==> flow/design.v <==
module flip_flop(output reg Q, output Q_n, input D, input Clr, Clk, Enable, input CE);
	assign Q_n = ~Q;
	always @ (posedge Clk, negedge Clr)
		 if(!Clr) Q <= 1'b0;
		 else if(CE & Enable) Q <= D;
endmodule
module flip_flop_t(output reg Q, output Q_n, input T, input Clr, Clk, Enable, input CE, Rst_n);
	assign Q_n = ~Q;
	always @ (posedge Clk, negedge Rst_n)
		 if(!Rst_n) Q <= 1'b0;
		 else if(!Clr) Q <= 1'b0;
		 else if(CE & Enable & T) Q <= ~Q;
		 else Q <= Q;
endmodule
module register_2bits(output reg [1:0] Q, output [1:0] Q_n, input [1:0] D, input Clr, Clk, Enable, input CE, Rst_n);
	assign Q_n = ~Q;
	always @ (posedge Clk, negedge Rst_n)
		 if(!Rst_n) Q <= 2'b00;
		 else if(!Clr) Q <= 2'b00;
		 else if(CE & Enable) Q <= D;
endmodule
module register_13bits(output reg [12:0] Q, output [12:0] Q_n, input [12:0] D, input Clr, Clk, Enable, input CE, Rst_n);
	assign Q_n = ~Q;
	always @ (posedge Clk, negedge Rst_n)
		 if(!Rst_n) Q <= 13'b0000000000000;
		 else if(!Clr) Q <= 13'b0000000000000;
		 else if(CE & Enable) Q <= D;
endmodule
module counter_0_1(output reg COUNT, input IN_0, input LD, Up, Clr, Clk, Enable, input CE, Rst_n);
	always @ (posedge Clk, negedge Rst_n)
		if (~Rst_n) COUNT <= 1'b0;
		else if (~Clr) COUNT <= 1'b0;
		else if (CE & LD & Enable) begin
			COUNT <= IN_0;
		end
		else if (CE & Up & Enable) begin
			COUNT <= COUNT + 1'b1;
		end
endmodule
module counter_0_2(output reg [1:0] COUNT, input IN_1, IN_0, input LD, Up, Clr, Clk, Enable, input CE, Rst_n);
	always @ (posedge Clk, negedge Rst_n)
		if (~Rst_n) COUNT <= 2'b00;
		else if (~Clr) COUNT <= 2'b00;
		else if (CE & LD & Enable) begin
			COUNT[0] <= IN_0;
			COUNT[1] <= IN_1;
		end
		else if (CE & Up & Enable) begin
			if(COUNT==2'b10) COUNT <= 2'b00;
			else COUNT <= COUNT + 2'b01;
		end
endmodule
module counter_0_3(output reg [1:0] COUNT, input IN_1, IN_0, input LD, Up, Clr, Clk, Enable, input CE, Rst_n);
	always @ (posedge Clk, negedge Rst_n)
		if (~Rst_n) COUNT <= 2'b00;
		else if (~Clr) COUNT <= 2'b00;
		else if (CE & LD & Enable) begin
			COUNT[0] <= IN_0;
			COUNT[1] <= IN_1;
		end
		else if (CE & Up & Enable) begin
			if(COUNT==2'b11) COUNT <= 2'b00;
			else COUNT <= COUNT + 2'b01;
		end
endmodule
module counter_0_3_display(output reg [1:0] COUNT, input IN_1, IN_0, input LD, Up, Clr, Clk, Enable, input CE, Rst_n);
	always @ (posedge Clk, negedge Rst_n)
		if (~Rst_n) COUNT <= 2'b00;
		else if (~Clr) COUNT <= 2'b00;
		else if (CE & LD & Enable) begin
			COUNT[0] <= IN_0;
			COUNT[1] <= IN_1;
		end
		else if (CE & Up & Enable) begin
			if(COUNT==2'b11) COUNT <= 2'b00;
			else COUNT <= COUNT + 2'b01;
		end
endmodule
module counter_0_5(output reg [2:0] COUNT, input IN_2, IN_1, IN_0, input LD, Up, Clr, Clk, Enable, input CE, Rst_n);
	always @ (posedge Clk, negedge Rst_n)
		if (~Rst_n) COUNT <= 3'b000;
		else if (~Clr) COUNT <= 3'b000;
		else if (CE & LD & Enable) begin
			COUNT[0] <= IN_0;
			COUNT[1] <= IN_1;
			COUNT[2] <= IN_2;
		end
		else if (CE & Up & Enable) begin
			if(COUNT==3'b101) COUNT <= 3'b000;
			else COUNT <= COUNT + 3'b001;
		end
endmodule
module counter_0_6(output reg [2:0] COUNT, input IN_2, IN_1, IN_0, input LD, Up, Clr, Clk, Enable, input CE, Rst_n);
	always @ (posedge Clk, negedge Rst_n)
		if (~Rst_n) COUNT <= 3'b000;
		else if (~Clr) COUNT <= 3'b000;
		else if (CE & LD & Enable) begin
			COUNT[0] <= IN_0;
			COUNT[1] <= IN_1;
			COUNT[2] <= IN_2;
		end
		else if (CE & Up & Enable) begin
			if(COUNT==3'b110) COUNT <= 3'b000;
			else COUNT <= COUNT + 3'b001;
		end
endmodule
module counter_0_9(output reg [3:0] COUNT, input IN_3, IN_2, IN_1, IN_0, input LD, Up, Clr, Clk, Enable, input CE, Rst_n);
	always @ (posedge Clk, negedge Rst_n)
		if (~Rst_n) COUNT <= 4'b0000;
		else if (~Clr) COUNT <= 4'b0000;
		else if (CE & LD & Enable) begin
			COUNT[0] <= IN_0;
			COUNT[1] <= IN_1;
			COUNT[2] <= IN_2;
			COUNT[3] <= IN_3;
		end
		else if (CE & Up & Enable) begin
			if(COUNT==4'b1001) COUNT <= 4'b0000;
			else COUNT <= COUNT + 4'b0001;
		end
endmodule
module counter_0_23(output reg [4:0] COUNT, input IN_4, IN_3, IN_2, IN_1, IN_0, input LD, Up, Clr, Clk, Enable, input CE, Rst_n);
	always @ (posedge Clk, negedge Rst_n)
		if (~Rst_n) COUNT <= 5'b00000;
		else if (~Clr) COUNT <= 5'b00000;
		else if (CE & LD & Enable) begin
			COUNT[0] <= IN_0;
			COUNT[1] <= IN_1;
			COUNT[2] <= IN_2;
			COUNT[3] <= IN_3;
			COUNT[4] <= IN_4;
		end
		else if (CE & Up & Enable) begin
			if(COUNT==5'b10111) COUNT <= 5'b00000;
			else COUNT <= COUNT + 5'b00001;
		end
endmodule
module counter_16bits(output reg [15:0] COUNT, input Clr, Clk, CE, Rst_n);
	always @ (posedge Clk, negedge Rst_n)
		if (~Rst_n) COUNT <= 16'b0000000000000000;
		else if (~Clr) COUNT <= 16'b0000000000000000;
		else if (CE) COUNT <= COUNT + 16'b0000000000000001;
endmodule
module frequency_converter(output Y,input clock,input reset);
	reg elapsed;
	reg [25:0] state;
	always @(posedge clock, negedge reset)
		if (reset == 0) state <= 0;
		else if (state == 7) state <= 0;
		else state <= state + 1;
	always @(state)
		if (state == 7) elapsed = 1;
		else elapsed = 0;
	assign Y = elapsed;
endmodule
module frequency_converter_display(output Y,input clock,input reset, input CE);
	reg elapsed;
	reg [25:0] state;
	always @(posedge clock, negedge reset)
		if (reset == 0) state <= 0;
		else if (~CE) state <= state;
		else if (state == 250) state <= 0;
		else state <= state + 1;
	always @(state)
		if (state == 250) elapsed = 1;
		else elapsed = 0;
	assign Y = elapsed;
endmodule
module decoder_4bits(output reg [3:0] Y, input [1:0] S, input enable);
	always @ (S, enable)
		begin		
			if(enable)
				case(S)
					2'b00: Y = 4'b0001;
					2'b01: Y = 4'b0010;
					2'b10: Y = 4'b0100;
					2'b11: Y = 4'b1000;
				endcase
			else
				Y = 4'b0000;
		end
endmodule
module decoder_8bits(output reg [7:0] Y, input [2:0] S, input enable);
	always @ (S, enable)
		begin		
			if(enable)
				case(S)
					3'b000: Y = 8'b00000001;
					3'b001: Y = 8'b00000010;
					3'b010: Y = 8'b00000100;
					3'b011: Y = 8'b00001000;
					3'b100: Y = 8'b00010000;
					3'b101: Y = 8'b00100000;
					3'b110: Y = 8'b01000000;
					3'b111: Y = 8'b10000000;
				endcase
			else
				Y = 8'b00000000;
		end
endmodule
module hour_decoder(output reg A, AM_PM, output reg [3:0] B, input [4:0] H);
	always @ (H)
		begin
			A <= (~H[4] & ~H[3] & ~H[2] & ~H[1] & ~H[0]) | (H[3] & ~H[2] & H[1]) | (H[4] & H[2] & H[1]) | (H[3] & H[2] & ~H[1] & ~H[0]);
			B[3] <= (H[3] & ~H[2] & ~H[1]) | (H[4] & H[2] & ~H[1]);
			B[2] <= (H[4] & ~H[2]) | (~H[4] & ~H[3] & H[2]);
			B[1] <= (~H[4] & ~H[3] & ~H[2] & ~H[1] & ~H[0]) | (~H[3] & ~H[2] & H[1]) | (~H[4] & H[2] & H[1]) + (H[3] & H[2] & ~H[1] & ~H[0]);
			B[0] <= H[0];
			AM_PM <= (~H[4] & ~H[3]) | (~H[4] & ~H[2]);
		end
endmodule
module segment_7_dec (output reg [6:0] display, input [3:0] bcd, input enable);
always @* begin
	if(enable) begin
  		case(bcd)
  		4'b0000: display = 7'b1111110;
  		4'b0001: display = 7'b0110000;
  		4'b0010: display = 7'b1101101;
  		4'b0011: display = 7'b1111001;
  		4'b0100: display = 7'b0110011;
  		4'b0101: display = 7'b1011011;
  		4'b0110: display = 7'b1011111;
  		4'b0111: display = 7'b1110000;
  		4'b1000: display = 7'b1111111;
  		4'b1001: display = 7'b1111011;
  		4'b1010: display = 7'b1110111;
  		4'b1011: display = 7'b0011111;
  		4'b1100: display = 7'b1001110;
  		4'b1101: display = 7'b0111101;
  		4'b1110: display = 7'b1001111;
  		4'b1111: display = 7'b1000111;
  		default: display = 7'b0000000; 
  		endcase
  	end
  	else display = 7'b0000000;
end
endmodule
module mux_2x1_12bits(output reg [11:0] Y, input S, input [11:0] I1, I0);
	always @ (S, I1, I0)
		if(S) Y = I1;
		else Y = I0;
endmodule
module mux_2x1_13bits(output reg [12:0] Y, input S, input [12:0] I1, I0);
	always @ (S, I1, I0)
		if(S) Y = I1;
		else Y = I0;
endmodule
module mux_2x1_16bits(output reg [15:0] Y, input S, input [15:0] I1, I0);
	always @ (S, I1, I0)
		if(S) Y = I1;
		else Y = I0;
endmodule
module mux_4x1_7bits(output reg[6:0] Y, input[1:0] S, input[6:0] I3, I2, I1, I0);
	always @ (S, I3, I2, I1, I0)
		if(S[1] && S[0]) Y = I3;
		else if(S[1]) Y = I2;
		else if(S[0]) Y = I1;
		else Y = I0;
endmodule
module mux_4x1_8bits(output reg[7:0] Y, input[1:0] S, input[7:0] I3, I2, I1, I0);
	always @ (S, I3, I2, I1, I0)
		if(S[1] && S[0]) Y = I3;
		else if(S[1]) Y = I2;
		else if(S[0]) Y = I1;
		else Y = I0;
endmodule
module mux_4x1_13bits(output reg[12:0] Y, input[1:0] S, input[12:0] I3, I2, I1, I0);
	always @ (S, I3, I2, I1, I0)
		if(S[1] && S[0]) Y = I3;
		else if(S[1]) Y = I2;
		else if(S[0]) Y = I1;
		else Y = I0;
endmodule
module mux_8x1_13bits(output [12:0] Y, input [2:0] S, input[12:0] I7, I6, I5, I4, I3, I2, I1, I0);
	wire [1:0] S_2;
	assign S_2[1] = S[1];
	assign S_2[0] = S[0];
	wire [12:0] A1;
	wire [12:0] A2;
	mux_4x1_13bits mux1 (A1, S_2, I3, I2, I1, I0);
	mux_4x1_13bits mux2 (A2, S_2, I7, I6, I5, I4);
	mux_2x1_13bits mux3 (Y, S[2], A2, A1);
endmodule
module comparator_13bits(output reg EQ, input wire [12:0] A, input wire [12:0] B);
	always @* begin
    	if (A==B) begin
        	EQ <= 1'b1;
    	end
      	else begin
        	EQ <= 1'b0;
      	end
    end
endmodule
module comparators_module( output AA, input [2:0] CD, input [12:0] CT, Q_r6, Q_r5, Q_r4, Q_r3, Q_r2, Q_r1, Q_r0);
	wire [12:0] mux_out;
	mux_8x1_13bits mux1 (mux_out, CD, Q_r6, Q_r6, Q_r5, Q_r4, Q_r3, Q_r2, Q_r1, Q_r0);			
	comparator_13bits comp1 (AA, CT, mux_out);
endmodule
module blinker(output reg B1, output reg [2:0] E, input [1:0] CW, CW1, S, input BLINK);
	always @* begin
		B1 <= (S[1] & S[0]) & ~CW[1];
		E[2] <= (S[1] & BLINK) & ((~S[0]) & CW1[1] & (~CW1[0]) | (S[0] & (~CW[1]) & (~CW[0])));
		E[1] <= (BLINK | (~S[1]) | S[0] | CW1[1] | (~CW1[0])) & (BLINK | (~S[1]) | (~S[0]) | CW[1] | (~CW[0])) & (BLINK + (~S[1]) | (~S[0]) | (~CW[1]) | (~CW[0]));
		E[0] <= (BLINK | (~S[1]) | S[0] | CW1[1] | (CW1[0])) & ((~S[1]) | (~S[0]) | CW[1] | (~CW[0])) &  ((~S[1]) | (~S[0]) | CW[1] | CW[0]) & (BLINK + (~S[1]) | (~S[0]) | (~CW[1]) | CW[0]);
	end
endmodule
module control_unit_1(output reg LD_DAY_TIME, LD_O_F, SS0, INCR, UPC, Clear, SS1, Load, Clear_St, Load_SS, input Next, SetTime, Up, SetAlarm, Count, SetDay, AlarmSet, Clk, Reset, CE);
	wire A, A_neg, B, B_neg, C, C_neg, D, D_neg;
	supply1 Vcc;
	reg Da, Db, Dc, Dd;
	flip_flop flipflopA (A, A_neg, Da, Reset, Clk, Vcc, CE);
	flip_flop flipflopB (B, B_neg, Db, Reset, Clk, Vcc, CE);
	flip_flop flipflopC (C, C_neg, Dc, Reset, Clk, Vcc, CE);
	flip_flop flipflopD (D, D_neg, Dd, Reset, Clk, Vcc, CE);
	always @* begin
		Da <= (A_neg & B_neg & D) | (~Next & ~Count & A_neg & C & D_neg) | ((A & B & C_neg) & (Up | (~Up & AlarmSet & SetDay)) | (SetAlarm & A & B & D) | (A & B & C_neg & D) | (Up & A_neg & B & C_neg & D_neg));
		Db = (A_neg & ((~SetTime) | B | D_neg)) | (A & (B_neg | (C_neg & ( Up | ((~Up)&(~AlarmSet)) | ((~Up)& (~SetDay) & AlarmSet) | D))));
		Dc <= (A_neg & C_neg & Next) | ((A_neg & C)&(Next | (~Next) & (~Count))) | (A_neg & B_neg & D) | (A_neg & C & D);
		Dd <= (A_neg & B_neg & D) | (A_neg & B & C_neg & Next) | (A & B & C) | (A_neg & B & C_neg & D_neg);
		SS0 <= A & B_neg & C_neg & D;
		SS1 <= (A & B_neg & D) | (A_neg & B_neg & C_neg & D_neg);
		INCR <= A & B & C_neg & D;
		Clear <= A_neg & B_neg & C_neg & D_neg;
		UPC <= A_neg & B & C & D;
		Load <= A & B & C & D_neg;
		LD_DAY_TIME <= A & B_neg & C & D;
		Clear_St <= A & B & C & D;
		Load_SS <= (A_neg & B_neg & C_neg & D_neg) | (A_neg & B_neg & C_neg & D) | (A & B_neg & D);
		LD_O_F <= A & B_neg & C_neg;
	end
endmodule
module control_unit_2(output reg EN_SNZ, EN_STOP, Sound, input C0, CS0, AA, Snooze, Stop, Mute, Clk, Reset, CE);
	wire A, A_neg, B, B_neg, C, C_neg;
	supply1 Vcc;
	reg Da, Db, Dc;
	flip_flop flipflopA (A, A_neg, Da, Reset, Clk, Vcc, CE);
	flip_flop flipflopB (B, B_neg, Db, Reset, Clk, Vcc, CE);
	flip_flop flipflopC (C, C_neg, Dc, Reset, Clk, Vcc, CE);
	always @* begin
		Da <= (~Stop & C) | (Snooze & A & B) | (~CS0 & A & B_neg) | (A & C);
		Db <= (~C0 & A_neg & B) | (A_neg & C);
		Dc <= (~Mute & AA & A_neg & B_neg & C_neg) | (CS0 & A & C_neg) | (A & B);
		Sound <= (A_neg & B_neg & C) | (A & B & C_neg);
		EN_SNZ <= A & B_neg & C;
		EN_STOP <= A_neg & B_neg & C;
	end
endmodule
module circuit(output [1:0] CW1, CW, S, output reg AlarmSet, SetDay, CS0, C0, LD_R, LD_CT, LD_TIME, Count, TOF, ID, IH, IM , input Load, CClr, UPC, SS0, SS1, Load_SS, INCR, EN_SNZ, EN_STOP, Clk, CE, Rst_n);
	supply1 Vcc;
	supply0 Gnd;
	wire [1:0] S_neg;
	wire [15:0] clock_out;
	wire [15:0] clock_out_2;
	wire and_out_1;
	wire and_out_2;
	and (and_out_1, clock_out[15],clock_out[14],clock_out[13],~clock_out[12],clock_out[11],~clock_out[10],clock_out[9],~clock_out[8],~clock_out[7],clock_out[6],clock_out[5],~clock_out[4], ~clock_out[3], ~clock_out[2], ~clock_out[1], ~clock_out[0]);
	and (and_out_2, clock_out_2[9], clock_out_2[8], clock_out_2[7], clock_out_2[6], clock_out_2[5], (~clock_out_2[4]), clock_out_2[3], (~clock_out_2[2]), (~clock_out_2[1]), (~clock_out_2[0]));
	wire [1:0] reg_out;
	register_2bits reg_SS (reg_out, S_neg, {SS1,SS0}, Vcc, Clk , Load_SS, CE, Rst_n);	
	assign S = reg_out;
	counter_0_3 counter_SA (CW, Gnd, Gnd, Gnd, Vcc, (~CClr), Clk, (UPC & S[1] & S[0]), CE, Rst_n);
	counter_0_2 counter_ST (CW1, Gnd, Gnd, Gnd, Vcc, (~CClr), Clk, (UPC & S[1] & (~S[0])), CE, Rst_n);
	counter_16bits counter_snz (clock_out, (~(EN_SNZ | CClr)) , Clk, CE, Rst_n);
	counter_16bits counter_stop (clock_out_2, (~(EN_STOP | CClr)), Clk, CE, Rst_n);
	always @* begin
		CS0 <= clock_out[10];
		C0 <= clock_out_2[9];
		SetDay <= S[1] & S[0] & ~CW[1] & ~CW[0];
		TOF <= S[1] & S[0] & ~CW[1] & CW[0] & INCR;
		ID <= (S[1] & INCR) & ((~S[0] & CW1[1] & ~CW1[0]) | (S[0] & ~CW[1] & ~CW[0]));
		IH <= (S[1] & INCR) & ((~S[0] & ~CW1[1] & CW1[0]) | (S[0] & CW[1] & CW[0]));
		IM <= (S[1] & INCR) & ((~S[0] & ~CW1[1] & ~CW1[0]) | (S[0] & CW[1] & ~CW[0]));
		Count <= (CW1[1] | CW1[0] | CW[1] | CW[0]);
		LD_R <= (S[1] & S[0] & Load);
		LD_CT <= (S[1] & ~S[0] & Load);
		AlarmSet <= (S[1] & S[0]);
		LD_TIME <= (S[1] & S[0] & UPC & ~CW[1] & CW[0]);
	end
endmodule
module registers_module(output [12:0] Q_r6, Q_r5, Q_r4, Q_r3, Q_r2, Q_r1, Q_r0, input [2:0] STO, input [12:0] data, input Clr, Clk, LD_R, input CE, Rst_n);
		supply1 Vcc;
		wire [7:0] RE;
		decoder_8bits decoder (RE, STO, Vcc);
		wire [12:0] Q_nr0;
		register_13bits r0 (Q_r0, Q_nr0, data, ~Clr, Clk, LD_R & RE[0], CE, Rst_n);
		wire [12:0] Q_nr1;
		register_13bits r1 (Q_r1, Q_nr1, data, ~Clr, Clk, LD_R & RE[1], CE, Rst_n);
		wire [12:0] Q_nr2;
		register_13bits r2 (Q_r2, Q_nr2, data, ~Clr, Clk, LD_R & RE[2], CE, Rst_n);
		wire [12:0] Q_nr3;
		register_13bits r3 (Q_r3, Q_nr3, data, ~Clr, Clk, LD_R & RE[3], CE, Rst_n);
		wire [12:0] Q_nr4;
		register_13bits r4 (Q_r4, Q_nr4, data, ~Clr, Clk, LD_R & RE[4], CE, Rst_n);
		wire [12:0] Q_nr5;
		register_13bits r5 (Q_r5, Q_nr5, data, ~Clr, Clk, LD_R & RE[5], CE, Rst_n);
		wire [12:0] Q_nr6;
		register_13bits r6 (Q_r6, Q_nr6, data, ~Clr, Clk, LD_R & RE[6], CE, Rst_n);
endmodule
module current_time_module(output [14:0] CTO, input [14:0] CTI, input LD_CT, Clr_CT, Clk, EN_CT, input CE, Rst_n);
	supply1 Vcc;
	wire [15:0] clock_out;
	wire and_out_1;
	and (and_out_1, clock_out[9], clock_out[8], clock_out[7], clock_out[6], clock_out[5], (~clock_out[4]), clock_out[3], (~clock_out[2]), (~clock_out[1]), (~clock_out[0]));
	wire and_out_1_temp;
	and (and_out_1_temp, clock_out[9], clock_out[8], clock_out[7], clock_out[6], clock_out[5], (~clock_out[4]), ~clock_out[3], clock_out[2], clock_out[1], clock_out[0]);
	wire count_16_clr;
	or(count_16_clr, LD_CT, Clr_CT, and_out_1);
	counter_16bits clock (clock_out, ~count_16_clr, Clk, CE, Rst_n);
	wire or_clk_1;
	or (or_clk_1, and_out_1_temp, LD_CT);
	wire [3:0] min_out_1;
	counter_0_9 min_1 (min_out_1, CTI[3], CTI[2], CTI[1], CTI[0], LD_CT, Vcc, ~Clr_CT, Clk, or_clk_1, CE, Rst_n);
	wire and_out_2;
	wire min_out_1_neg_3, min_out_1_neg_2, min_out_1_neg_1, min_out_1_neg_0;
	not (min_out_1_neg_3, min_out_1[3]);
	not (min_out_1_neg_2, min_out_1[2]);
	not (min_out_1_neg_1, min_out_1[1]);
	not (min_out_1_neg_0, min_out_1[0]);
	and (and_out_2, min_out_1[3], min_out_1_neg_2, min_out_1_neg_1, min_out_1[0], and_out_1_temp);
	wire or_clk_2;
	or (or_clk_2, and_out_2, LD_CT);
	wire [2:0] min_out_2;
	counter_0_5 min_2 (min_out_2, CTI[6], CTI[5], CTI[4], LD_CT, Vcc, ~Clr_CT, Clk, or_clk_2, CE, Rst_n);
	wire and_out_3;
	wire min_out_2_neg_2, min_out_2_neg_1, min_out_2_neg_0;
	not (min_out_2_neg_2, min_out_2[2]);
	not (min_out_2_neg_1, min_out_2[1]);
	not (min_out_2_neg_0, min_out_2[0]);
	and (and_out_3, min_out_2[2], min_out_2_neg_1, min_out_2[0], and_out_2);
	wire or_clk_3;
	or (or_clk_3, and_out_3, LD_CT);
	wire [4:0] hour_out;
	counter_0_23 hour (hour_out, CTI[11], CTI[10], CTI[9], CTI[8], CTI[7], LD_CT, Vcc, ~Clr_CT, Clk, or_clk_3, CE, Rst_n);
	wire and_out_4;
	wire hour_out_neg_4, hour_out_neg_3, hour_out_neg_2, hour_out_neg_1, hour_out_neg_0;
	not (hour_out_neg_4, hour_out[4]);
	not (hour_out_neg_3, hour_out[3]);
	not (hour_out_neg_2, hour_out[2]);
	not (hour_out_neg_1, hour_out[1]);
	not (hour_out_neg_0, hour_out[0]);
	and (and_out_4, hour_out[4], hour_out_neg_3,hour_out[2], hour_out[1], hour_out[0], and_out_3);
	wire or_clk_4;
	or (or_clk_4, and_out_4, LD_CT);
	wire [2:0] days_out;
	counter_0_6 days (days_out, CTI[14], CTI[13], CTI[12], LD_CT, Vcc, ~Clr_CT, Clk, or_clk_4, CE, Rst_n);
	assign CTO[0] = min_out_1[0];
	assign CTO[1] = min_out_1[1];
	assign CTO[2] = min_out_1[2];
	assign CTO[3] = min_out_1[3];
	assign CTO[4] = min_out_2[0];
	assign CTO[5] = min_out_2[1];
	assign CTO[6] = min_out_2[2];
	assign CTO[7] = hour_out[0];
	assign CTO[8] = hour_out[1];
	assign CTO[9] = hour_out[2];
	assign CTO[10] = hour_out[3];
	assign CTO[11] = hour_out[4];
	assign CTO[12] = days_out[0];
	assign CTO[13] = days_out[1];
	assign CTO[14] = days_out[2];	
endmodule
module set_time_module(output [15:0] STO, input [14:0] CTI, input [12:0] Q_r6, Q_r5, Q_r4, Q_r3, Q_r2, Q_r1, Q_r0, input CLEAR, TOF, S0, LD_ID, CLEAR_ST, LD_DAY, LD_TIME, EN_ST, IH, IM, LD_O_F, Clk, input CE, Rst_n);
	wire [12:0] mux_out;
	mux_8x1_13bits mux1 (mux_out, STO[14:12], Q_r6, Q_r6, Q_r5, Q_r4, Q_r3, Q_r2, Q_r1, Q_r0);
	wire [11:0] mux_2_out;
	mux_2x1_12bits mux2 (mux_2_out, S0, mux_out[11:0], CTI[11:0]);
	supply1 Vcc;
	wire on_off_out;
	counter_0_1 counter_on_off(on_off_out, mux_out[12],  LD_O_F, Vcc, (~CLEAR), Clk, (LD_O_F | TOF), CE, Rst_n);
	assign STO[15] = on_off_out;
	wire or_t_d;
	or (or_t_d, LD_TIME, LD_DAY);
	wire or_clear_clr_st;
	or (or_clear_clr_st, CLEAR, CLEAR_ST);
	wire or_clk_1;
	or (or_clk_1, or_t_d, IM);
	wire [3:0] min_out_1;
	counter_0_9 min_1 (min_out_1, mux_2_out[3], mux_2_out[2], mux_2_out[1], mux_2_out[0], or_t_d, Vcc, (~or_clear_clr_st), Clk, or_clk_1, CE, Rst_n);
	assign STO[3:0] = min_out_1[3:0];
	wire and_out_2;
	wire min_out_1_neg_3, min_out_1_neg_2, min_out_1_neg_1, min_out_1_neg_0;
	not (min_out_1_neg_3, min_out_1[3]);
	not (min_out_1_neg_2, min_out_1[2]);
	not (min_out_1_neg_1, min_out_1[1]);
	not (min_out_1_neg_0, min_out_1[0]);
	and (and_out_2, min_out_1[3], min_out_1_neg_2, min_out_1_neg_1, min_out_1[0], IM);
	wire or_clk_2;
	or (or_clk_2, or_t_d, and_out_2);
	wire [2:0] min_out_2;
	counter_0_5 min_2 (min_out_2, mux_2_out[6], mux_2_out[5], mux_2_out[4], or_t_d, Vcc, (~or_clear_clr_st), Clk, or_clk_2, CE, Rst_n);
	assign STO[6:4] = min_out_2[2:0];
	wire clock_hour;
	or (clock_hour, or_t_d, IH);
	wire [4:0] hour_out;
	counter_0_23 hour (hour_out, mux_2_out[11], mux_2_out[10], mux_2_out[9], mux_2_out[8], mux_2_out[7], or_t_d, Vcc, (~or_clear_clr_st), Clk, clock_hour, CE, Rst_n);
	assign STO[11:7] = hour_out[4:0];
	wire clock_day;
	or (clock_day, LD_ID, LD_DAY);
	wire [2:0] days_out;
	counter_0_6 days (days_out, CTI[14], CTI[13], CTI[12], LD_DAY, Vcc,  (~or_clear_clr_st), Clk, clock_day, CE, Rst_n);
	assign STO[14:12] = days_out[2:0];
endmodule
module display_module(output [6:0] out3, out2, out1, out0, days, output AM, PM, DBlink, input [1:0] S, CW, CW1, input [14:0] CT, input [15:0] ST,  input Clr, Clk, CE, Rst_n);
	supply1 Vcc;
	wire conv_out;
	frequency_converter_display conv (conv_out, Clk, Rst_n, CE);
	wire BLINK, toogle_out_neg;
	flip_flop_t toggle(BLINK, toogle_out_neg, conv_out, (~Clr), Clk, Vcc, CE, Rst_n);
	wire B1;
	wire [2:0] E;
	blinker blink(B1, E, CW, CW1, S, BLINK);
	assign DBlink = E[2];
	wire [15:0] mux_out;
	mux_2x1_16bits mux1 (mux_out, S[1], ST, {CT[14],CT});		
	wire [7:0] DEC_OUT;
	decoder_8bits decoder (DEC_OUT, mux_out[14:12], Vcc);
	assign days = DEC_OUT[6:0];	
	wire A, AM_PM;
	wire [3:0] B;
	hour_decoder hour_dec(A, AM_PM, B, mux_out[11:7]);
	assign AM = AM_PM;
	assign PM = ~AM_PM;
	wire [6:0] out_1_temp;
	segment_7_dec segment_7_1 (out_1_temp, {1'b0, mux_out[6:4]}, E[0]);
	assign out1 = out_1_temp;
	wire [6:0] out_0_temp;
	segment_7_dec segment_7_0 (out_0_temp, mux_out[3:0], E[0]);
	assign out0 = out_0_temp;
	wire [7:0] activate, deactivate;
	assign activate = 8'b10101100;
	assign deactivate = 8'b11011110;
	wire [7:0] mux_hours_out;
	mux_4x1_8bits mux_hour (mux_hours_out, {B1, mux_out[15]}, activate, deactivate, {3'b000, A, B[3:0]}, {3'b000, A, B[3:0]});
	wire [6:0] out_3_temp;
	segment_7_dec segment_7_3 (out_3_temp, mux_hours_out[7:4], E[1]);
	assign out3 = out_3_temp;
	wire [6:0] out_2_temp;
	segment_7_dec segment_7_2 (out_2_temp, mux_hours_out[3:0], E[1]);
	assign out2 = out_2_temp;
endmodule
module datapath(output [6:0] display, days, output [3:0] segment, output am, pm, dblink, Sound, Vcc_out, input Next, Up, SetTime, SetAlarm, Snooze, Stop, Mute, Clr, Clk_sys);
	supply1 Vcc;
	supply0 Gnd;
	assign Vcc_out = Vcc;
	wire Clk, tick;
	assign Clk = Clk_sys;
	frequency_converter conv (tick, Clk_sys, Clr);
	wire [6:0] hours1, hours0, mins1, mins0;
	wire LD_DAY_TIME, LD_O_F, SS0, INCR, UPC, Clear, SS1, Load, Clear_St, Load_SS;
	wire Count, SetDay, AlarmSet;
	control_unit_1 cu1(LD_DAY_TIME, LD_O_F, SS0, INCR, UPC, Clear, SS1, Load, Clear_St, Load_SS, Next, SetTime, Up, SetAlarm, Count, SetDay, AlarmSet, Clk, Clr, tick);
	wire EN_SNZ, EN_STOP;
	wire C0, CS0, AA;
	control_unit_2 cu2(EN_SNZ, EN_STOP, Sound, C0, CS0, AA, Snooze, Stop, Mute, Clk, Clr, tick);
	wire [1:0] CW1, CW, S;
	wire LD_R, LD_CT, LD_TIME, TOF, ID, IH, IM;
	circuit cir (CW1, CW, S, AlarmSet, SetDay, CS0, C0, LD_R, LD_CT, LD_TIME, Count, TOF, ID, IH, IM, Load, Clear, UPC, SS0, SS1, Load_SS, INCR, EN_SNZ, EN_STOP, Clk, tick, Clr);
	wire [12:0] Q_r0, Q_r1, Q_r2, Q_r3, Q_r4, Q_r5, Q_r6;
	wire [15:0] STO;
	registers_module reg_module (Q_r6, Q_r5, Q_r4, Q_r3, Q_r2, Q_r1, Q_r0, STO[14:12], {STO[15], STO[11:0]}, Clear, Clk, LD_R, tick, Clr);	
	wire [14:0] CTO;
	comparators_module comp_module (AA, CTO[14:12], {1'b1,CTO[11:0]} , Q_r6, Q_r5, Q_r4, Q_r3, Q_r2, Q_r1, Q_r0);
	current_time_module ct_module (CTO, STO[14:0], LD_CT, Clear, Clk, Vcc, tick, Clr);	
	supply1 EN_ST;
	set_time_module set_time(STO, CTO, Q_r6, Q_r5, Q_r4, Q_r3, Q_r2, Q_r1, Q_r0, Clear, TOF, S[0], ID, Clear_St, LD_DAY_TIME, LD_TIME, EN_ST, IH, IM, LD_O_F, Clk, tick, Clr);
	wire [6:0] days_temp;
	display_module display_mod(hours1, hours0, mins1, mins0, days_temp, am, pm, dblink, S, CW, CW1, CTO, STO, Clear, Clk, tick, Clr);
	assign days[0] =  days_temp[0] & (~dblink);
	assign days[1] =  days_temp[1] & (~dblink);
	assign days[2] =  days_temp[2] & (~dblink);
	assign days[3] =  days_temp[3] & (~dblink);
	assign days[4] =  days_temp[4] & (~dblink);
	assign days[5] =  days_temp[5] & (~dblink);
	assign days[6] =  days_temp[6] & (~dblink);
	wire[1:0] count_out;
	counter_0_3_display counter (count_out, Vcc, Vcc, Gnd, Vcc, Vcc, Clk, Vcc, tick, Clr);
	wire[3:0] dec_out;
	decoder_4bits dec_display(dec_out, count_out, Vcc);
	assign segment = ~dec_out;
	wire[6:0] mux_display_o;
	mux_4x1_7bits mux_display(mux_display_o, count_out, hours1, hours0, mins1, mins0);
	assign display = ~mux_display_o;
endmodule
# Step by step through the tools: datapath
# Tool output for the design above before and after an edit, in the order of the flow.
# Lines under "orig" count in the file above, lines under "edited" in the edited file.
# "change": "edited" minus "orig" as printed here. "change_rel_pct": 100 x difference / "orig".
# Not given: -
[setup]
design = "datapath"
clock = "Clk_sys"
library = "sky130hd"
corner = "tt_025C_1v80"

# Diff
# The edit as a unified diff against the file above.
# This change comes from a script, not from a designer. The edited design behaves differently; no optimisation was intended.
# begin of diff
@@ -383,5 +383,10 @@
 		decoder_8bits decoder (RE, STO, Vcc);
 		wire [12:0] Q_nr0;
-		register_13bits r0 (Q_r0, Q_nr0, data, ~Clr, Clk, LD_R & RE[0], CE, Rst_n);
+		wire [12:0] Q_nr0_a, Q_nr0_b;
+		wire [12:0] Q_r0_a, Q_r0_b;
+		register_13bits r0 (Q_r0_a, Q_nr0_a, data, ~Clr, Clk, LD_R & RE[0], CE, Rst_n);
+		register_13bits r0_twin (Q_r0_b, Q_nr0_b, ~data, ~Clr, Clk, LD_R & RE[0], CE, Rst_n);
+		assign Q_nr0 = Q_nr0_a ^ Q_nr0_b;
+		assign Q_r0 = Q_r0_a ^ Q_r0_b;
 		wire [12:0] Q_nr1;
 		register_13bits r1 (Q_r1, Q_nr1, data, ~Clr, Clk, LD_R & RE[1], CE, Rst_n);
# end of diff

# After elaboration
# Source: Yosys, flattened and elaborated, memories not mapped. Widths are those after wreduce. Registers that Yosys merges into a memory's read port (data or address) are not register bits. Print and check cells do not count. Equal cells are merged and count once.
# Memory sizes are those after Yosys's memory passes, which may raise the word count (mostly to a power of two), join words into wider ones and drop unused or constant bits.
[word_totals]
columns = ["element", "orig", "edited", "change", "change_rel_pct"]
rows = [
  ["memories", 6, 6, 0, 0.00],
  ["reg_bits", 238, 251, 13, 5.46],
  ["output_inout_bits", 23, 23, 0, 0.00],
  ["rom_bits", 576, 576, 0, 0.00],
  ["input_bits", 9, 9, 0, 0.00],
  ["elab_cells", 610, 615, 5, 0.82],
]
[classes]
columns = ["element", "orig", "edited", "change", "change_rel_pct"]
rows = [
  ["n_reduce_logical", 27, 27, 0, 0.00],
  ["n_eq", 16, 16, 0, 0.00],
  ["n_mux", 190, 192, 2, 1.05],
  ["bitwise", 319, 321, 2, 0.63],
  ["n_addsub", 19, 19, 0, 0.00],
]
[memory_table]
columns = ["element", "orig", "edited"]
rows = [
  ["mem_shapes", "16 x 7 bit 1R0W; 16 x 7 bit 1R0W; 16 x 7 bit 1R0W; 16 x 7 bit 1R0W; 8 x 8 bit 1R0W; 8 x 8 bit 1R0W", "16 x 7 bit 1R0W; 16 x 7 bit 1R0W; 16 x 7 bit 1R0W; 16 x 7 bit 1R0W; 8 x 8 bit 1R0W; 8 x 8 bit 1R0W"],
]
[op_table]
columns = ["cell", "orig", "edited", "change", "change_rel_pct"]
rows = [
  ["13-bit 2-to-1 mux", 28, 30, 2, 7.14],
  ["13-bit inverter", 0, 1, 1, "-"],
  ["13-bit bitwise XOR", 0, 1, 1, "-"],
  ["1-bit AND", 200, 200, 0, 0.00],
  ["1-bit 2-to-1 mux", 142, 142, 0, 0.00],
  ["1-bit OR", 75, 75, 0, 0.00],
  ["1-bit inverter", 42, 42, 0, 0.00],
  ["2-bit nonzero test", 13, 13, 0, 0.00],
  ["3-bit nonzero test", 9, 9, 0, 0.00],
  ["16-bit 2-to-1 mux", 7, 7, 0, 0.00],
  ["7-bit 2-to-1 mux", 7, 7, 0, 0.00],
  ["3-bit by 1-bit adder with 3-bit output (second input constant)", 4, 4, 0, 0.00],
  ["2-bit == test (second input constant)", 4, 4, 0, 0.00],
  ["3-bit == test (second input constant)", 4, 4, 0, 0.00],
  ["1-bit logical AND", 4, 4, 0, 0.00],
  ["16-bit by 1-bit adder with 16-bit output (second input constant)", 3, 3, 0, 0.00],
  ["2-bit by 1-bit adder with 2-bit output (second input constant)", 3, 3, 0, 0.00],
  ["1-bit adder", 2, 2, 0, 0.00],
  ["26-bit by 1-bit adder with 26-bit output (second input constant)", 2, 2, 0, 0.00],
  ["4-bit by 1-bit adder with 4-bit output (second input constant)", 2, 2, 0, 0.00],
  ["5-bit by 1-bit adder with 5-bit output (second input constant)", 2, 2, 0, 0.00],
  ["4-bit == test (second input constant)", 2, 2, 0, 0.00],
  ["5-bit == test (second input constant)", 2, 2, 0, 0.00],
  ["26-bit 2-to-1 mux", 2, 2, 0, 0.00],
  ["8-bit 2-to-1 mux", 2, 2, 0, 0.00],
  ["1-bit adder (second input constant)", 1, 1, 0, 0.00],
  ["13-bit == test", 1, 1, 0, 0.00],
  ["2-bit by 1-bit == test with 1-bit output (second input constant)", 1, 1, 0, 0.00],
]
# The list need not be complete.

# Depth
# Longest topological path by Yosys (ltp), each cell counted once; first at word level (registers and memories cut), then after technology mapping (sequential cells cut; the memories' decode and read muxes count).
[depth]
columns = ["element", "orig", "edited", "change", "change_rel_pct"]
rows = [
  ["ltp_word", 17, 17, 0, 0.00],
  ["ABC_AREA", "0", "0", "-", "-"],
  ["mapped_depth", 15, 13, -2, -13.33],
  ["depth_no_buf", 12, 11, -1, -8.33],
]

# Mapped cells and area
# Yosys stat after the flow's synthesis: flattened, memories mapped to cells. It holds for the ABC_AREA given above (unset counts as 0); a run with the other value may have another netlist.
[mapped]
columns = ["element", "orig", "edited", "change", "change_rel_pct"]
rows = [
  ["buffers", 117, 111, -6, -5.13],
  ["cell_count", 1531, 1605, 74, 4.83],
  ["ffs", 221, 234, 13, 5.88],
  ["area_um2", 14129.8, 14373.8, 244.0, 1.73],
]
[types]
columns = ["cell_type", "orig", "edited", "change", "change_rel_pct"]
rows = [
  ["sky130_fd_sc_hd__nand2_1", 117, 169, 52, 44.44],
  ["sky130_fd_sc_hd__nand3_1", 42, 88, 46, 109.52],
  ["sky130_fd_sc_hd__mux2i_1", 159, 131, -28, -17.61],
  ["sky130_fd_sc_hd__a21oi_1", 69, 96, 27, 39.13],
  ["sky130_fd_sc_hd__xor2_1", 33, 52, 19, 57.58],
  ["sky130_fd_sc_hd__o21ai_1", 1, 16, 15, 1500.00],
  ["sky130_fd_sc_hd__dfrtp_1", 221, 234, 13, 5.88],
  ["sky130_fd_sc_hd__a31oi_1", 19, 6, -13, -68.42],
  ["sky130_fd_sc_hd__nor2_1", 202, 190, -12, -5.94],
  ["sky130_fd_sc_hd__nand4_1", 31, 19, -12, -38.71],
  ["sky130_fd_sc_hd__mux2_2", 27, 15, -12, -44.44],
  ["sky130_fd_sc_hd__buf_2", 26, 15, -11, -42.31],
  ["sky130_fd_sc_hd__inv_1", 41, 51, 10, 24.39],
  ["sky130_fd_sc_hd__o31ai_1", 17, 7, -10, -58.82],
  ["sky130_fd_sc_hd__o21ai_0", 78, 87, 9, 11.54],
  ["sky130_fd_sc_hd__and3_1", 23, 15, -8, -34.78],
  ["sky130_fd_sc_hd__o22ai_1", 7, 15, 8, 114.29],
  ["sky130_fd_sc_hd__or3_1", 6, 14, 8, 133.33],
]
# The list need not be complete.
# By module: a second synthesis without flattening, with its own total; a netlist apart from the flattened one above.
[unflattened]
columns = ["element", "orig", "edited", "change", "change_rel_pct"]
rows = [
  ["cells_unflattened", 1835, 1935, 100, 5.45],
  ["area_unflattened_um2", 17898.4, 18753.0, 854.6, 4.77],
]
# Each row is one instance without its submodules.
[modules_orig]
columns = ["module", "instances", "mod_area_um2", "n_cells", "seq_area_um2"]
rows = [
  ["register_13bits", 7, 665.6, 72, 325.3],
  ["counter_16bits", 3, 815.8, 81, 400.4],
  ["frequency_converter_display", 1, 1366.3, 133, 650.6],
  ["mux_4x1_13bits", 4, 320.3, 15, 0.0],
  ["frequency_converter", 1, 1223.7, 112, 650.6],
  ["segment_7_dec", 4, 280.3, 40, 0.0],
  ["counter_0_23", 2, 337.8, 37, 125.1],
  ["counter_0_9", 2, 294.0, 35, 100.1],
  ["counter_0_5", 2, 241.5, 25, 75.1],
  ["counter_0_6", 2, 217.7, 24, 75.1],
  ["mux_2x1_13bits", 2, 195.2, 14, 0.0],
  ["flip_flop", 7, 47.5, 4, 25.0],
  ["control_unit_1", 1, 256.5, 41, 0.0],
  ["mux_2x1_16bits", 1, 249.0, 18, 0.0],
]
# orig: Modules not listed: 23.
[modules_edited]
columns = ["module", "instances", "mod_area_um2", "n_cells", "seq_area_um2"]
rows = [
  ["register_13bits", 8, 665.6, 72, 325.3],
  ["counter_16bits", 3, 815.8, 81, 400.4],
  ["frequency_converter_display", 1, 1380.1, 136, 650.6],
  ["mux_4x1_13bits", 4, 320.3, 15, 0.0],
  ["frequency_converter", 1, 1236.2, 111, 650.6],
  ["segment_7_dec", 4, 280.3, 40, 0.0],
  ["counter_0_23", 2, 337.8, 37, 125.1],
  ["counter_0_9", 2, 294.0, 35, 100.1],
  ["counter_0_5", 2, 241.5, 25, 75.1],
  ["counter_0_6", 2, 217.7, 24, 75.1],
  ["mux_2x1_13bits", 2, 195.2, 14, 0.0],
  ["flip_flop", 7, 47.5, 4, 25.0],
  ["control_unit_1", 1, 256.5, 41, 0.0],
  ["mux_2x1_16bits", 1, 249.0, 18, 0.0],
]
# edited: Modules not listed: 23.

# Timing after synthesis
# OpenSTA on the mapped netlist: ideal clock, no wires. The path of least setup slack (recovery checks aside). Input and output delay are each 20% of the period. Register names are those of the netlist, which keeps one name where synthesis merged equal registers.
[synth_timing]
columns = ["element", "orig", "edited", "change", "change_rel_pct"]
rows = [
  ["path_kind", "reg2out", "reg2out", "-", "-"],
  ["startpoint", "register cir.reg_SS.Q[1]", "register cir.reg_SS.Q[1]", "-", "-"],
  ["endpoint", "output port display[3]", "output port display[3]", "-", "-"],
  ["path_slack_ps", 12807, 13255, 448, "-"],
  ["t_first_pin_ps", 0, 0, 0, "-"],
  ["path_stages", 16, 12, -4, -25.00],
  ["arrival_ps", 3193, 2745, -448, -14.03],
  ["period_ps", 20000, 20000, 0, 0.00],
  ["output_delay_ps", 4000, 4000, 0, 0.00],
  ["path_delay_ps", 3193, 2745, -448, -14.03],
  ["synth_period_reached_ps", 7193, 6745, -448, -6.23],
]
# "path_delay_ps" = arrival - input delay + setup time.
# At an output port there is no setup time.
# "path_stages" counts driving pins, that of a launching flip-flop among them; a cell with two outputs on the path counts twice.
# "synth_period_reached_ps" = period - worst setup slack (recovery checks aside). The figure is calculated, with input and output delays left at 20% of the set period.
# Between the ends stands the longest chain of elaborated cells between them, by number of cells; it is not shown to be the way that was timed. Of several equally long chains one is given.
# A line is the first line of the expression or statement that the cell stems from. Yosys adds cells for indexed reads and writes and turns some case tables into memories.
# A memory read counts as a cell of the chain, while the word-level depth stops at memories.
# A register here has more assigning lines than the two given.
[synth_between_orig]
cell_sequence = "sky130_fd_sc_hd__dfrtp_1 sky130_fd_sc_hd__buf_2 sky130_fd_sc_hd__buf_2 sky130_fd_sc_hd__buf_2 sky130_fd_sc_hd__mux2_2 sky130_fd_sc_hd__nor2_1 sky130_fd_sc_hd__nand2_1 sky130_fd_sc_hd__a21oi_1 sky130_fd_sc_hd__a31oi_1 sky130_fd_sc_hd__mux2_2 sky130_fd_sc_hd__ha_1 sky130_fd_sc_hd__nor2_1 sky130_fd_sc_hd__a31oi_1 sky130_fd_sc_hd__o21ai_0 sky130_fd_sc_hd__a2111oi_0 sky130_fd_sc_hd__o41ai_1"
elab_chain_len = 15
cone_cells = 73
[synth_rtl_orig]
columns = ["element", "line", "text"]
rows = [
  ["start, declared", 15, "module register_2bits(output reg [1:0] Q, output [1:0] Q_n, input [1:0] D, input Clr, Clk, Enable, input CE, R ..."],
  ["start, assigned", 18, "if(!Rst_n) Q <= 2'b00;"],
  ["start, assigned", 19, "else if(!Clr) Q <= 2'b00;"],
  ["16-bit 2-to-1 mux", 250, "if(S) Y = I1;"],
  ["1-bit inverter", 207, "B[1] <= (~H[4] & ~H[3] & ~H[2] & ~H[1] & ~H[0]) | (~H[3] & ~H[2] & H[1]) | (~H[4] & H[2] & H[1]) + (H[3] & H[2 ..."],
  ["1-bit AND x4", 207, ""],
  ["1-bit OR x2", 207, ""],
  ["8-bit 2-to-1 mux", 263, "else if(S[1]) Y = I2;"],
  ["8-bit 2-to-1 mux", 262, "if(S[1] && S[0]) Y = I3;"],
  ["memory 16 x 7 bit", 215, "case(bcd)"],
  ["7-bit 2-to-1 mux", 214, "if(enable) begin"],
  ["7-bit 2-to-1 mux", 256, "else if(S[1]) Y = I2;"],
  ["7-bit 2-to-1 mux", 255, "if(S[1] && S[0]) Y = I3;"],
  ["7-bit inverter", 582, "assign display = ~mux_display_o;"],
  ["end, declared", 541, "module datapath(output [6:0] display, days, output [3:0] segment, output am, pm, dblink, Sound, Vcc_out, input ..."],
]
[synth_between_edited]
cell_sequence = "sky130_fd_sc_hd__dfrtp_1 sky130_fd_sc_hd__buf_2 sky130_fd_sc_hd__mux2_2 sky130_fd_sc_hd__or3_1 sky130_fd_sc_hd__o21ai_0 sky130_fd_sc_hd__a22oi_1 sky130_fd_sc_hd__a21o_1 sky130_fd_sc_hd__ha_1 sky130_fd_sc_hd__inv_1 sky130_fd_sc_hd__mux4_2 sky130_fd_sc_hd__o22ai_1 sky130_fd_sc_hd__o21ai_0"
elab_chain_len = 15
cone_cells = 73
[synth_rtl_edited]
columns = ["element", "line", "text"]
rows = [
  ["start, declared", 15, "module register_2bits(output reg [1:0] Q, output [1:0] Q_n, input [1:0] D, input Clr, Clk, Enable, input CE, R ..."],
  ["start, assigned", 18, "if(!Rst_n) Q <= 2'b00;"],
  ["start, assigned", 19, "else if(!Clr) Q <= 2'b00;"],
  ["16-bit 2-to-1 mux", 250, "if(S) Y = I1;"],
  ["1-bit inverter", 207, "B[1] <= (~H[4] & ~H[3] & ~H[2] & ~H[1] & ~H[0]) | (~H[3] & ~H[2] & H[1]) | (~H[4] & H[2] & H[1]) + (H[3] & H[2 ..."],
  ["1-bit AND x4", 207, ""],
  ["1-bit OR x2", 207, ""],
  ["8-bit 2-to-1 mux", 263, "else if(S[1]) Y = I2;"],
  ["8-bit 2-to-1 mux", 262, "if(S[1] && S[0]) Y = I3;"],
  ["memory 16 x 7 bit", 215, "case(bcd)"],
  ["7-bit 2-to-1 mux", 214, "if(enable) begin"],
  ["7-bit 2-to-1 mux", 256, "else if(S[1]) Y = I2;"],
  ["7-bit 2-to-1 mux", 255, "if(S[1] && S[0]) Y = I3;"],
  ["7-bit inverter", 587, "assign display = ~mux_display_o;"],
  ["end, declared", 546, "module datapath(output [6:0] display, days, output [3:0] segment, output am, pm, dblink, Sound, Vcc_out, input ..."],
]

# Path in the finished layout
# From the final timing report of the runs of pair 1: the path of least setup slack in the routed layout; clock arrival at registers is part of the times.
# The report prints the path's times to 10 ps; the period is as set.
[layout_timing]
columns = ["element", "orig", "edited", "change", "change_rel_pct"]
rows = [
  ["path_kind", "reg2out", "reg2out", "-", "-"],
  ["startpoint", "register cir.reg_SS.Q[1]", "register cir.reg_SS.Q[1]", "-", "-"],
  ["endpoint", "output port display[3]", "output port display[3]", "-", "-"],
  ["arrival_ps", 4320, 4400, 80, 1.85],
  ["period_ps", 8420, 8420, 0, 0.00],
  ["output_delay_ps", 1680, 1680, 0, 0.00],
  ["path_stages", 15, 13, -2, -13.33],
  ["path_slack_ps", 2410, 2330, -80, "-"],
  ["t_first_pin_ps", 520, 540, 20, 3.85],
]
# Between the ends stands the longest chain of elaborated cells between them, by number of cells; it is not shown to be the way that was timed. Of several equally long chains one is given.
# A memory read counts as a cell of the chain, while the word-level depth stops at memories.
# A register here has more assigning lines than the two given.
[layout_between_orig]
cell_sequence = "sky130_fd_sc_hd__dfrtp_2 sky130_fd_sc_hd__buf_4 sky130_fd_sc_hd__mux2_2 sky130_fd_sc_hd__nor2_1 sky130_fd_sc_hd__nand2_1 sky130_fd_sc_hd__a21oi_1 sky130_fd_sc_hd__a31oi_1 sky130_fd_sc_hd__mux2_2 sky130_fd_sc_hd__ha_1 sky130_fd_sc_hd__nor2_1 sky130_fd_sc_hd__a31oi_1 sky130_fd_sc_hd__o21ai_0 sky130_fd_sc_hd__a2111oi_0 sky130_fd_sc_hd__o41ai_1 sky130_fd_sc_hd__clkdlybuf4s50_1"
elab_chain_len = 15
cone_cells = 73
[layout_rtl_orig]
columns = ["element", "line", "text"]
rows = [
  ["start, declared", 15, "module register_2bits(output reg [1:0] Q, output [1:0] Q_n, input [1:0] D, input Clr, Clk, Enable, input CE, R ..."],
  ["start, assigned", 18, "if(!Rst_n) Q <= 2'b00;"],
  ["start, assigned", 19, "else if(!Clr) Q <= 2'b00;"],
  ["16-bit 2-to-1 mux", 250, "if(S) Y = I1;"],
  ["1-bit inverter", 207, "B[1] <= (~H[4] & ~H[3] & ~H[2] & ~H[1] & ~H[0]) | (~H[3] & ~H[2] & H[1]) | (~H[4] & H[2] & H[1]) + (H[3] & H[2 ..."],
  ["1-bit AND x4", 207, ""],
  ["1-bit OR x2", 207, ""],
  ["8-bit 2-to-1 mux", 263, "else if(S[1]) Y = I2;"],
  ["8-bit 2-to-1 mux", 262, "if(S[1] && S[0]) Y = I3;"],
  ["memory 16 x 7 bit", 215, "case(bcd)"],
  ["7-bit 2-to-1 mux", 214, "if(enable) begin"],
  ["7-bit 2-to-1 mux", 256, "else if(S[1]) Y = I2;"],
  ["7-bit 2-to-1 mux", 255, "if(S[1] && S[0]) Y = I3;"],
  ["7-bit inverter", 582, "assign display = ~mux_display_o;"],
  ["end, declared", 541, "module datapath(output [6:0] display, days, output [3:0] segment, output am, pm, dblink, Sound, Vcc_out, input ..."],
]
[layout_between_edited]
cell_sequence = "sky130_fd_sc_hd__dfrtp_1 sky130_fd_sc_hd__buf_4 sky130_fd_sc_hd__mux2_2 sky130_fd_sc_hd__or3_1 sky130_fd_sc_hd__o21ai_0 sky130_fd_sc_hd__a22oi_1 sky130_fd_sc_hd__a21o_1 sky130_fd_sc_hd__ha_1 sky130_fd_sc_hd__inv_1 sky130_fd_sc_hd__mux4_2 sky130_fd_sc_hd__o22ai_1 sky130_fd_sc_hd__o21ai_0 sky130_fd_sc_hd__clkdlybuf4s50_1"
elab_chain_len = 15
cone_cells = 73
[layout_rtl_edited]
columns = ["element", "line", "text"]
rows = [
  ["start, declared", 15, "module register_2bits(output reg [1:0] Q, output [1:0] Q_n, input [1:0] D, input Clr, Clk, Enable, input CE, R ..."],
  ["start, assigned", 18, "if(!Rst_n) Q <= 2'b00;"],
  ["start, assigned", 19, "else if(!Clr) Q <= 2'b00;"],
  ["16-bit 2-to-1 mux", 250, "if(S) Y = I1;"],
  ["1-bit inverter", 207, "B[1] <= (~H[4] & ~H[3] & ~H[2] & ~H[1] & ~H[0]) | (~H[3] & ~H[2] & H[1]) | (~H[4] & H[2] & H[1]) + (H[3] & H[2 ..."],
  ["1-bit AND x4", 207, ""],
  ["1-bit OR x2", 207, ""],
  ["8-bit 2-to-1 mux", 263, "else if(S[1]) Y = I2;"],
  ["8-bit 2-to-1 mux", 262, "if(S[1] && S[0]) Y = I3;"],
  ["memory 16 x 7 bit", 215, "case(bcd)"],
  ["7-bit 2-to-1 mux", 214, "if(enable) begin"],
  ["7-bit 2-to-1 mux", 256, "else if(S[1]) Y = I2;"],
  ["7-bit 2-to-1 mux", 255, "if(S[1] && S[0]) Y = I3;"],
  ["7-bit inverter", 587, "assign display = ~mux_display_o;"],
  ["end, declared", 546, "module datapath(output [6:0] display, days, output [3:0] segment, output am, pm, dblink, Sound, Vcc_out, input ..."],
]

# Flow runs
# Both versions went through the flow (Yosys, OpenROAD) with the same settings in each pair. Constraints: input delay and output delay 20% of the set period each, output load 0.01 pF.
[settings_pair_1]
CORE_UTILIZATION = 40
period_ns = 8.42
CAP_MARGIN = 20
CORE_MARGIN = 2
SLEW_MARGIN = 20
[measured_pair_1]
columns = ["element", "orig", "edited", "change", "change_rel_pct"]
rows = [
  ["power_total_uw", 4021, 3022, -999, -24.84],
  ["layout_stdcell_area_um2", 15508.6, 15795.1, 286.5, 1.85],
  ["synthArea_um2", 14129.8, 14373.8, 244.0, 1.73],
  ["achievedPeriod_ps", 6007, 6087, 80, 1.33],
  ["hold_worst_slack_ps", 480, 473, -7, "-"],
  ["die_area_um2", 36844.8, 37467.4, 622.6, 1.69],
  ["fin_util_pct", 44.8, 44.5, -0.3, "-"],
  ["tns_ps", 0, 0, 0, "-"],
  ["final_setup_ws_ps", 2413, 2333, -80, "-"],
]
[settings_pair_2]
CAP_MARGIN = 10
CORE_MARGIN = 10
CORE_UTILIZATION = 71
HOLD_SLACK_MARGIN = -0.03
PLACE_DENSITY_LB_ADDON = 0.02
TNS_END_PERCENT = 70
period_ns = 12.5
SLEW_MARGIN = 20
[measured_pair_2]
columns = ["element", "orig", "edited", "change", "change_rel_pct"]
rows = [
  ["power_total_uw", 2723, 1986, -737, -27.07],
  ["layout_stdcell_area_um2", 15283.4, 15472.3, 188.9, 1.24],
  ["synthArea_um2", 14129.8, 14373.8, 244.0, 1.73],
  ["achievedPeriod_ps", 6754, 6621, -133, -1.97],
  ["hold_worst_slack_ps", 483, 466, -17, "-"],
  ["die_area_um2", 25943.5, 26336.4, 392.9, 1.51],
  ["fin_util_pct", 78.3, 78.5, 0.2, "-"],
  ["tns_ps", 0, 0, 0, "-"],
  ["final_setup_ws_ps", 5746, 5879, 133, "-"],
]
# By "achievedPeriod_ps" is meant the clock period of the run minus its worst setup slack. This is arithmetic on one report: input and output delays are still those of the set period (20% each).
# "power_total_uw" is the tool's figure for a default switching activity; nothing was simulated.
